==> flow/design.v <==
module bitonic_comp #(parameter DATA_WIDTH = 8, POLARITY = 0)
(clk, reset, valid, A, B, H, L, done);
input clk;
input reset;
input valid;
input [DATA_WIDTH-1:0] A;
input [DATA_WIDTH-1:0] B;
output [DATA_WIDTH-1:0] H;
output [DATA_WIDTH-1:0] L;
output done;
reg [DATA_WIDTH-1:0] H_r;
reg [DATA_WIDTH-1:0] L_r;
reg done_r;
wire comp;
assign comp = A < B;
assign H = H_r;
assign L = L_r;
assign done = done_r;
always @(posedge clk) begin
	if(reset) begin
		H_r <= 0;
		L_r <= 0;
		done_r <= 0;
	end else if(valid) begin
		if(POLARITY) begin
			H_r <= comp ? B : A;
			L_r <= comp ? A : B;
		end else begin
			H_r <= comp ? A : B;
			L_r <= comp ? B : A;
		end
		done_r <= 1;
	end else begin
		H_r <= 0;
		L_r <= 0;
		done_r <= 0;
	end
end
endmodule
module bitonic_node #(parameter DATA_WIDTH = 8, NODE_ORDER = 1, NODE_DWIDTH = 8, POLARITY = 1)
(clk, reset, valid, data_in, done, data_out);
input clk;
input reset;
input valid;
input [NODE_DWIDTH-1:0] data_in;
output done;
output [NODE_DWIDTH-1:0] data_out;
localparam NUM_COMP = 2**(NODE_ORDER-1);
genvar i_comp;
wire [NUM_COMP-1:0] nodes_done;
assign done = &nodes_done;
generate for(i_comp = 0; i_comp < NUM_COMP; i_comp = i_comp + 1) begin : comp_gen
	wire [DATA_WIDTH-1:0] A;
	wire [DATA_WIDTH-1:0] B;
	wire [DATA_WIDTH-1:0] H;
	wire [DATA_WIDTH-1:0] L;
	assign A = data_in[DATA_WIDTH*(i_comp + 1)-1-:DATA_WIDTH];
	assign B = data_in[DATA_WIDTH*(i_comp + 1 + NUM_COMP)-1-:DATA_WIDTH];
	assign data_out[DATA_WIDTH*(i_comp + 1)-1-:DATA_WIDTH] = H;
	assign data_out[DATA_WIDTH*(i_comp + 1 + NUM_COMP)-1-:DATA_WIDTH] = L;
	bitonic_comp #(.DATA_WIDTH(DATA_WIDTH), .POLARITY(POLARITY)) comp_constr (.clk(clk), .reset(reset), .valid(valid), .A(A), .B(B), .H(H), .L(L), .done(nodes_done[i_comp]));
end endgenerate
endmodule
module bitonic_block
#(parameter DATA_WIDTH = 8, BLOCK_DEPTH = 1, POLARITY = 0)
(clk, reset, data_in, valid, done, data_out);
input clk;
input reset;
input [2**BLOCK_DEPTH*DATA_WIDTH-1:0] data_in;
input valid;
output done;
output [2**BLOCK_DEPTH*DATA_WIDTH-1:0] data_out;
localparam T_WIDTH = 2**BLOCK_DEPTH*DATA_WIDTH;
localparam STATE_NUMS = $clog2(BLOCK_DEPTH + 1);
wire [T_WIDTH-1:0] bstage_outs [BLOCK_DEPTH:0];
wire [BLOCK_DEPTH:0] bstage_ready;
assign bstage_outs[0] = data_in;
assign bstage_ready[0] = valid;
assign done = bstage_ready[BLOCK_DEPTH] == 1;
assign data_out = done ? bstage_outs[BLOCK_DEPTH] : 0;
genvar i_bstage;
genvar i_node;
generate for(i_bstage = 0; i_bstage < BLOCK_DEPTH; i_bstage = i_bstage + 1) begin : bstage_gen
	localparam n_nodes = 2**i_bstage;
	wire [n_nodes-1:0] nodes_ready;
	assign bstage_ready[i_bstage + 1] = &nodes_ready;
	for(i_node = 0; i_node < n_nodes; i_node = i_node + 1) begin : node_gen
		localparam NODE_DWIDTH = DATA_WIDTH * 2**(BLOCK_DEPTH - i_bstage);
		wire [NODE_DWIDTH-1:0] node_data_in;
		assign node_data_in = bstage_outs[i_bstage][NODE_DWIDTH*(i_node+1)-1-:NODE_DWIDTH];
		wire [NODE_DWIDTH-1:0] node_data_out;
		bitonic_node #(.DATA_WIDTH(DATA_WIDTH), .NODE_ORDER(BLOCK_DEPTH - i_bstage), .NODE_DWIDTH(NODE_DWIDTH), .POLARITY(POLARITY)) node_constr (.clk(clk), .reset(reset), .valid(bstage_ready[i_bstage]), .data_in(node_data_in), .done(nodes_ready[i_node]), .data_out(node_data_out));
		assign bstage_outs[i_bstage+1][NODE_DWIDTH*(i_node+1)-1-:NODE_DWIDTH] = node_data_out;
	end
end endgenerate
endmodule
module bitonic_top
#(parameter NUM_INPUT = 16, DATA_WIDTH = 8)
(clk, reset, data_in, valid, done, data_out);
input clk;
input reset;
input [NUM_INPUT * DATA_WIDTH - 1:0] data_in;
input valid;
output done;
output [NUM_INPUT * DATA_WIDTH - 1:0] data_out;
localparam STAGES = $clog2(NUM_INPUT);
localparam ALL_WIDTH = NUM_INPUT * DATA_WIDTH;
wire [ALL_WIDTH - 1:0] stage_data [STAGES:0];
wire [STAGES:0] stage_ready;
assign stage_data[0] = data_in;
assign stage_ready[0] = valid;
assign done = stage_ready[STAGES] == 1;
assign data_out = stage_data[STAGES];
genvar i_stage;
genvar i_block;
generate for(i_stage = 0; i_stage < STAGES; i_stage = i_stage + 1) begin : stages_gen
	localparam BLOCK_COUNT = NUM_INPUT/(2**(i_stage+1));
	localparam BLOCK_DWIDTH = DATA_WIDTH*2**(i_stage+1);
	localparam BLOCK_DEPTH = i_stage + 1;
	wire [BLOCK_COUNT - 1:0] blks_done;
	assign stage_ready[i_stage+1] = &blks_done;
	for(i_block = 0; i_block < BLOCK_COUNT; i_block = i_block + 1) begin
		wire [BLOCK_DWIDTH-1:0] block_in;
		wire [BLOCK_DWIDTH-1:0] block_out;
		assign block_in = stage_data[i_stage][BLOCK_DWIDTH*(i_block+1)-1-:BLOCK_DWIDTH];
		assign stage_data[i_stage+1][BLOCK_DWIDTH*(i_block+1)-1-:BLOCK_DWIDTH] = block_out;
		bitonic_block #(.DATA_WIDTH(DATA_WIDTH), .BLOCK_DEPTH(BLOCK_DEPTH), .POLARITY(i_block%2)) blk_const (.clk(clk), .reset(reset), .data_in(block_in), .data_out(block_out), .done(blks_done[i_block]), .valid(stage_ready[i_stage]));
	end
end endgenerate
endmodule
Reports on bitonic_top
The steps from the RTL of bitonic_top to its reports follow in flow order.
Lines are those of the file above, counted from 1.
Library cell names are shortened.
{ "design": {"top": "bitonic_top", "clock": "clk", "lib": "sky130hd", "corner": "tt_025C_1v80"} }

Elaborated design
Yosys after proc, flatten, opt, wreduce and memory -nomap, before mapping. Enables and synchronous resets that opt folds into registers are not counted as muxes. Print and check cells are not counted. Equal cells are merged and count once.
{ "op_classes": {"mux": 185, "cmp": 80, "n_reduce_logical": 10, "bitwise": 10} }
{ "ops": {"columns": ["operator", "count"], "rows": [
  ["8-bit 2-to-1 mux", 160],
  ["8-bit < comparator", 80],
  ["128-bit 2-to-1 mux", 1],
  ["64-bit 2-to-1 mux", 2],
  ["32-bit 2-to-1 mux", 4],
  ["16-bit 2-to-1 mux", 8],
  ["2-bit OR reduction", 10],
  ["1-bit NOT", 10],
  ["1-bit 2-to-1 mux", 10]
]} }
{ "bits": {"output_inout_bits": 129, "elab_cells": 455, "in_bits": 131, "reg_bits": 1290} }

Logic depth
Depth = most cells in a row (Yosys ltp): at word level without a register or memory, in the mapped netlist without a sequential cell, where the memories' decode and read muxes count.
{ "depth": {"word_depth": 3, "ABC_AREA": 0, "depth_mapped": 13, "ltp_nobuf": 7} }

After synthesis
The flow's flattened synthesis, as Yosys stat reports it; memories are mapped. The netlist is that of the ABC_AREA named above (0 if unset); the other value can give another one.
Totals and module areas in this step are rounded.
{ "by_type": {"columns": ["cell", "count", "area_total_um2"], "rows": [
  ["dfxtp_1", 1290, 2.58E+04],
  ["ha_1", 560, 7006.72],
  ["nand3_1", 1199, 6E+03],
  ["o211ai_1", 533, 4E+03],
  ["mux2i_1", 354, 3.54E+03],
  ["a21oi_1", 532, 2.66E+03],
  ["nand4b_1", 300, 2627.52],
  ["a32oi_1", 297, 2.6E+03],
  ["nand2_1", 600, 2252.16],
  ["mux2_2", 198, 2.23E+03],
  ["o21ai_0", 408, 2.04E+03],
  ["and2_1", 296, 1.85E+03],
  ["clkbuf_1", 435, 1.63E+03],
  ["inv_1", 420, 1.58E+03],
  ["or3_1", 241, 1.51E+03],
  ["a31oi_4", 33, 701.923],
  ["o211ai_2", 55, 688.16],
  ["buf_2", 101, 505.485]
]} }
Other cell types: 34; their cells: 675.
{ "synth_totals": {"ff_cells": 1290, "buffers": 711, "mapped_cells": 8527, "seq_area_mm2": 0.0258, "yosys_area_mm2": 0.0755} }
The figures by module come from a second, unflattened synthesis with its own total; it is not the netlist above.
{ "hier_totals": {"cells_unflattened": 6831, "area_unflattened_mm2": 0.068} }
Rows give one instance, submodules left out.
{ "by_module": {"columns": ["module", "instances", "seq_area_mm2", "area_mm2", "n_cells"], "rows": [
  ["bitonic_comp", 56, 0.00034, 0.000787, 76],
  ["bitonic_comp", 24, 0.00034, 0.000787, 76],
  ["bitonic_block", 1, 0, 0.00186, 289],
  ["bitonic_block", 2, 0, 0.000265, 39],
  ["bitonic_block", 2, 0, 0.000265, 39],
  ["bitonic_block", 4, 0, 0.000126, 17],
  ["bitonic_block", 4, 0, 0.000126, 17],
  ["bitonic_block", 1, 0, 0.00049, 73],
  ["bitonic_block", 1, 0, 0.00049, 73],
  ["bitonic_node", 8, 0, 0.0000063, 1],
  ["bitonic_top", 1, 0, 0.0000313, 5],
  ["bitonic_node", 3, 0, 0.0000088, 1],
  ["bitonic_node", 4, 0, 0.0000063, 1],
  ["bitonic_node", 1, 0, 0.0000163, 3]
]} }
Modules not listed: 3.

Path before layout
Path of least setup slack by OpenSTA after synthesis, without wires, with an ideal clock, recovery checks aside; 20% of the period is set as input and as output delay. Where synthesis merged equal registers, the netlist keeps one of their names.
{ "synth_timing": {"path_type": "reg-to-reg", "startpoint": "register (name not given)", "endpoint": "register stages_gen[2].genblk1[0].blk_const.bstage_gen[0].node_gen[0].node_constr.comp_gen[2].comp_constr.L_r[7]", "arrival_ns": 2.627, "delay_ns": 2.697, "tclk_ns": 3.0, "driving_pins": 14, "slack_ns": 0.303, "setup_ns": 0.070, "synth_period_reached_ns": 2.697} }
"delay_ns" is the arrival time less input delay plus setup time.
"driving_pins": output pins that drive a net of the path, with the launching flip-flop's if there is one; two outputs of one cell count as two.
"synth_period_reached_ns" = period - worst setup slack (recovery checks aside). The figure is calculated, with input and output delays left at 20% of the set period.
Between the ends stands the longest chain of elaborated cells between them, by number of cells; it is not shown to be the way that was timed. Of several equally long chains one is given.
A line is the first line of the expression or statement that the cell stems from. Yosys adds cells for indexed reads and writes and turns some case tables into memories.
At most two assigning lines are given for a register; there are more.
{ "synth_via": {"path_cell_list": "dfxtp_1 buf_6 clkbuf_1 clkbuf_1 buf_2 buf_2 nand2_1 ha_1 nand3_1 o211ai_1 o21ai_1 buf_2 nand3_1 a21oi_1", "elab_chain_cells": 3} }
{ "synth_rtl": {"columns": ["item", "line", "rtl"], "rows": [
  ["32-bit 2-to-1 mux", 80, "assign data_out = done ? bstage_outs[BLOCK_DEPTH] : 0;"],
  ["8-bit < comparator", 15, "assign comp = A < B;"],
  ["8-bit 2-to-1 mux", 30, "L_r <= comp ? B : A;"],
  ["end: assignment", 27, "L_r <= comp ? A : B;"],
  ["end: assignment", 30, null],
  ["end: declaration", 12, "reg [DATA_WIDTH-1:0] L_r;"]
]} }

Path in the finished layout
From the final timing report of run 1: the path of least setup slack in the routed layout; clock arrival at registers is part of the times.
{ "layout_timing": {"path_type": "reg-to-reg", "startpoint": "register (name not given)", "endpoint": "register stages_gen[3].genblk1[0].blk_const.bstage_gen[0].node_gen[0].node_constr.comp_gen[0].comp_constr.H_r[6]", "driving_pins": 14, "slack_ns": -0.64, "tclk_ns": 1.9, "setup_ns": 0.03, "arrival_ns": 3.24} }
Between the ends stands the longest chain of elaborated cells between them, by number of cells; it is not shown to be the way that was timed. Of several equally long chains one is given.
At most two assigning lines are given for a register; there are more.
{ "layout_via": {"path_cell_list": "dfxtp_4 buf_6 buf_16 buf_12 nand2_4 ha_4 nand3_4 o211ai_1 buf_4 o21a_4 buf_6 o21ai_4 a21oi_4 buf_6", "elab_chain_cells": 3} }
{ "layout_rtl": {"columns": ["item", "line", "rtl"], "rows": [
  ["64-bit 2-to-1 mux", 80, "assign data_out = done ? bstage_outs[BLOCK_DEPTH] : 0;"],
  ["8-bit < comparator", 15, "assign comp = A < B;"],
  ["8-bit 2-to-1 mux", 29, "H_r <= comp ? A : B;"],
  ["end: assignment", 26, "H_r <= comp ? B : A;"],
  ["end: assignment", 29, null],
  ["end: declaration", 11, "reg [DATA_WIDTH-1:0] H_r;"]
]} }

Appendix: measured runs

Stored flow runs of bitonic_top (6 of them; Yosys, OpenROAD, sky130hd). They differ in their settings and are not a sequence. Constraints: input delay and output delay 20% of the set period each, output load 0.01 pF.
Results are given in rounded form.
[
  {
    "run": "run 1",
    "settings": { "CELL_PAD_IN_SITES_GLOBAL_PLACEMENT": 1, "CORE_MARGIN": 5, "CORE_UTILIZATION": 40, "CTS_CLUSTER_DIAMETER": 386, "CTS_CLUSTER_SIZE": 80, "PLACE_DENSITY_LB_ADDON": 0.22, "SETUP_SLACK_MARGIN": 0.28, "SLEW_MARGIN": 15, "TNS_END_PERCENT": 30, "period_ns": 1.9, "CAP_MARGIN": 20 },
    "results": { "final_setup_ws_ns": -0.643, "cell_area_final_mm2": 0.0957, "ws_hold_ns": 0.313, "dieArea_mm2": 0.197, "yosys.chip_area_mm2": 0.0755, "total_negative_slack_ns": -305, "finalUtil_pct": 50.9 }
  },
  {
    "run": "run 2",
    "settings": { "period_ns": 4.9, "CAP_MARGIN": 20, "CORE_MARGIN": 2, "CORE_UTILIZATION": 40, "SLEW_MARGIN": 20 },
    "results": { "total_negative_slack_ns": 0.000, "ws_hold_ns": 0.481, "cell_area_final_mm2": 0.0835, "yosys.chip_area_mm2": 0.0755, "final_setup_ws_ns": 1.04, "dieArea_mm2": 0.192, "finalUtil_pct": 44.5 }
  },
  {
    "run": "run 3",
    "settings": { "ABC_AREA": 1, "CELL_PAD_IN_SITES_GLOBAL_PLACEMENT": 2, "CORE_MARGIN": 8, "CORE_UTILIZATION": 68, "CTS_CLUSTER_DIAMETER": 42, "CTS_CLUSTER_SIZE": 14, "GPL_TIMING_DRIVEN": 0, "HOLD_SLACK_MARGIN": -0.05, "MAX_ROUTING_LAYER": "met4", "PLACE_DENSITY_LB_ADDON": 0.11, "SETUP_SLACK_MARGIN": -0.09, "SLEW_MARGIN": 25, "TNS_END_PERCENT": 80, "period_ns": 2.33, "CAP_MARGIN": 20 },
    "outcome": "not finished: placement ended with error FLW-0024"
  },
  {
    "run": "run 4",
    "settings": { "CORE_MARGIN": 8, "CORE_UTILIZATION": 68, "CTS_CLUSTER_DIAMETER": 42, "CTS_CLUSTER_SIZE": 14, "GPL_TIMING_DRIVEN": 1, "HOLD_SLACK_MARGIN": -0.05, "PLACE_DENSITY_LB_ADDON": 0.11, "SLEW_MARGIN": 25, "period_ns": 3.0, "CAP_MARGIN": 20 },
    "results": { "yosys.chip_area_mm2": 0.0755, "dieArea_mm2": 0.122, "finalUtil_pct": 76.2, "ws_hold_ns": 0.469, "total_negative_slack_ns": 0.000, "final_setup_ws_ns": 0.189, "cell_area_final_mm2": 0.084 }
  },
  {
    "run": "run 5",
    "settings": { "ABC_AREA": 1, "CAP_MARGIN": 5, "CELL_PAD_IN_SITES_DETAIL_PLACEMENT": 1, "CELL_PAD_IN_SITES_GLOBAL_PLACEMENT": 3, "CORE_ASPECT_RATIO": 0.51, "CORE_MARGIN": 4, "CTS_CLUSTER_DIAMETER": 400, "CTS_CLUSTER_SIZE": 90, "GPL_ROUTABILITY_DRIVEN": 1, "GPL_TIMING_DRIVEN": 0, "HOLD_SLACK_MARGIN": 0.07, "MIN_ROUTING_LAYER": "met1", "SETUP_SLACK_MARGIN": 0.72, "TNS_END_PERCENT": 65, "period_ns": 3.0, "CORE_UTILIZATION": 40, "SLEW_MARGIN": 20 },
    "outcome": "not finished: placement ended with error GPL-0301"
  },
  {
    "run": "run 6",
    "settings": { "CORE_MARGIN": 10, "GPL_TIMING_DRIVEN": 0, "period_ns": 3.0, "CAP_MARGIN": 20, "CORE_UTILIZATION": 40, "SLEW_MARGIN": 20 },
    "results": { "dieArea_mm2": 0.206, "final_setup_ws_ns": 0.062, "ws_hold_ns": 0.473, "total_negative_slack_ns": 0.000, "finalUtil_pct": 46.5, "yosys.chip_area_mm2": 0.0755, "cell_area_final_mm2": 0.0873 }
  }
]
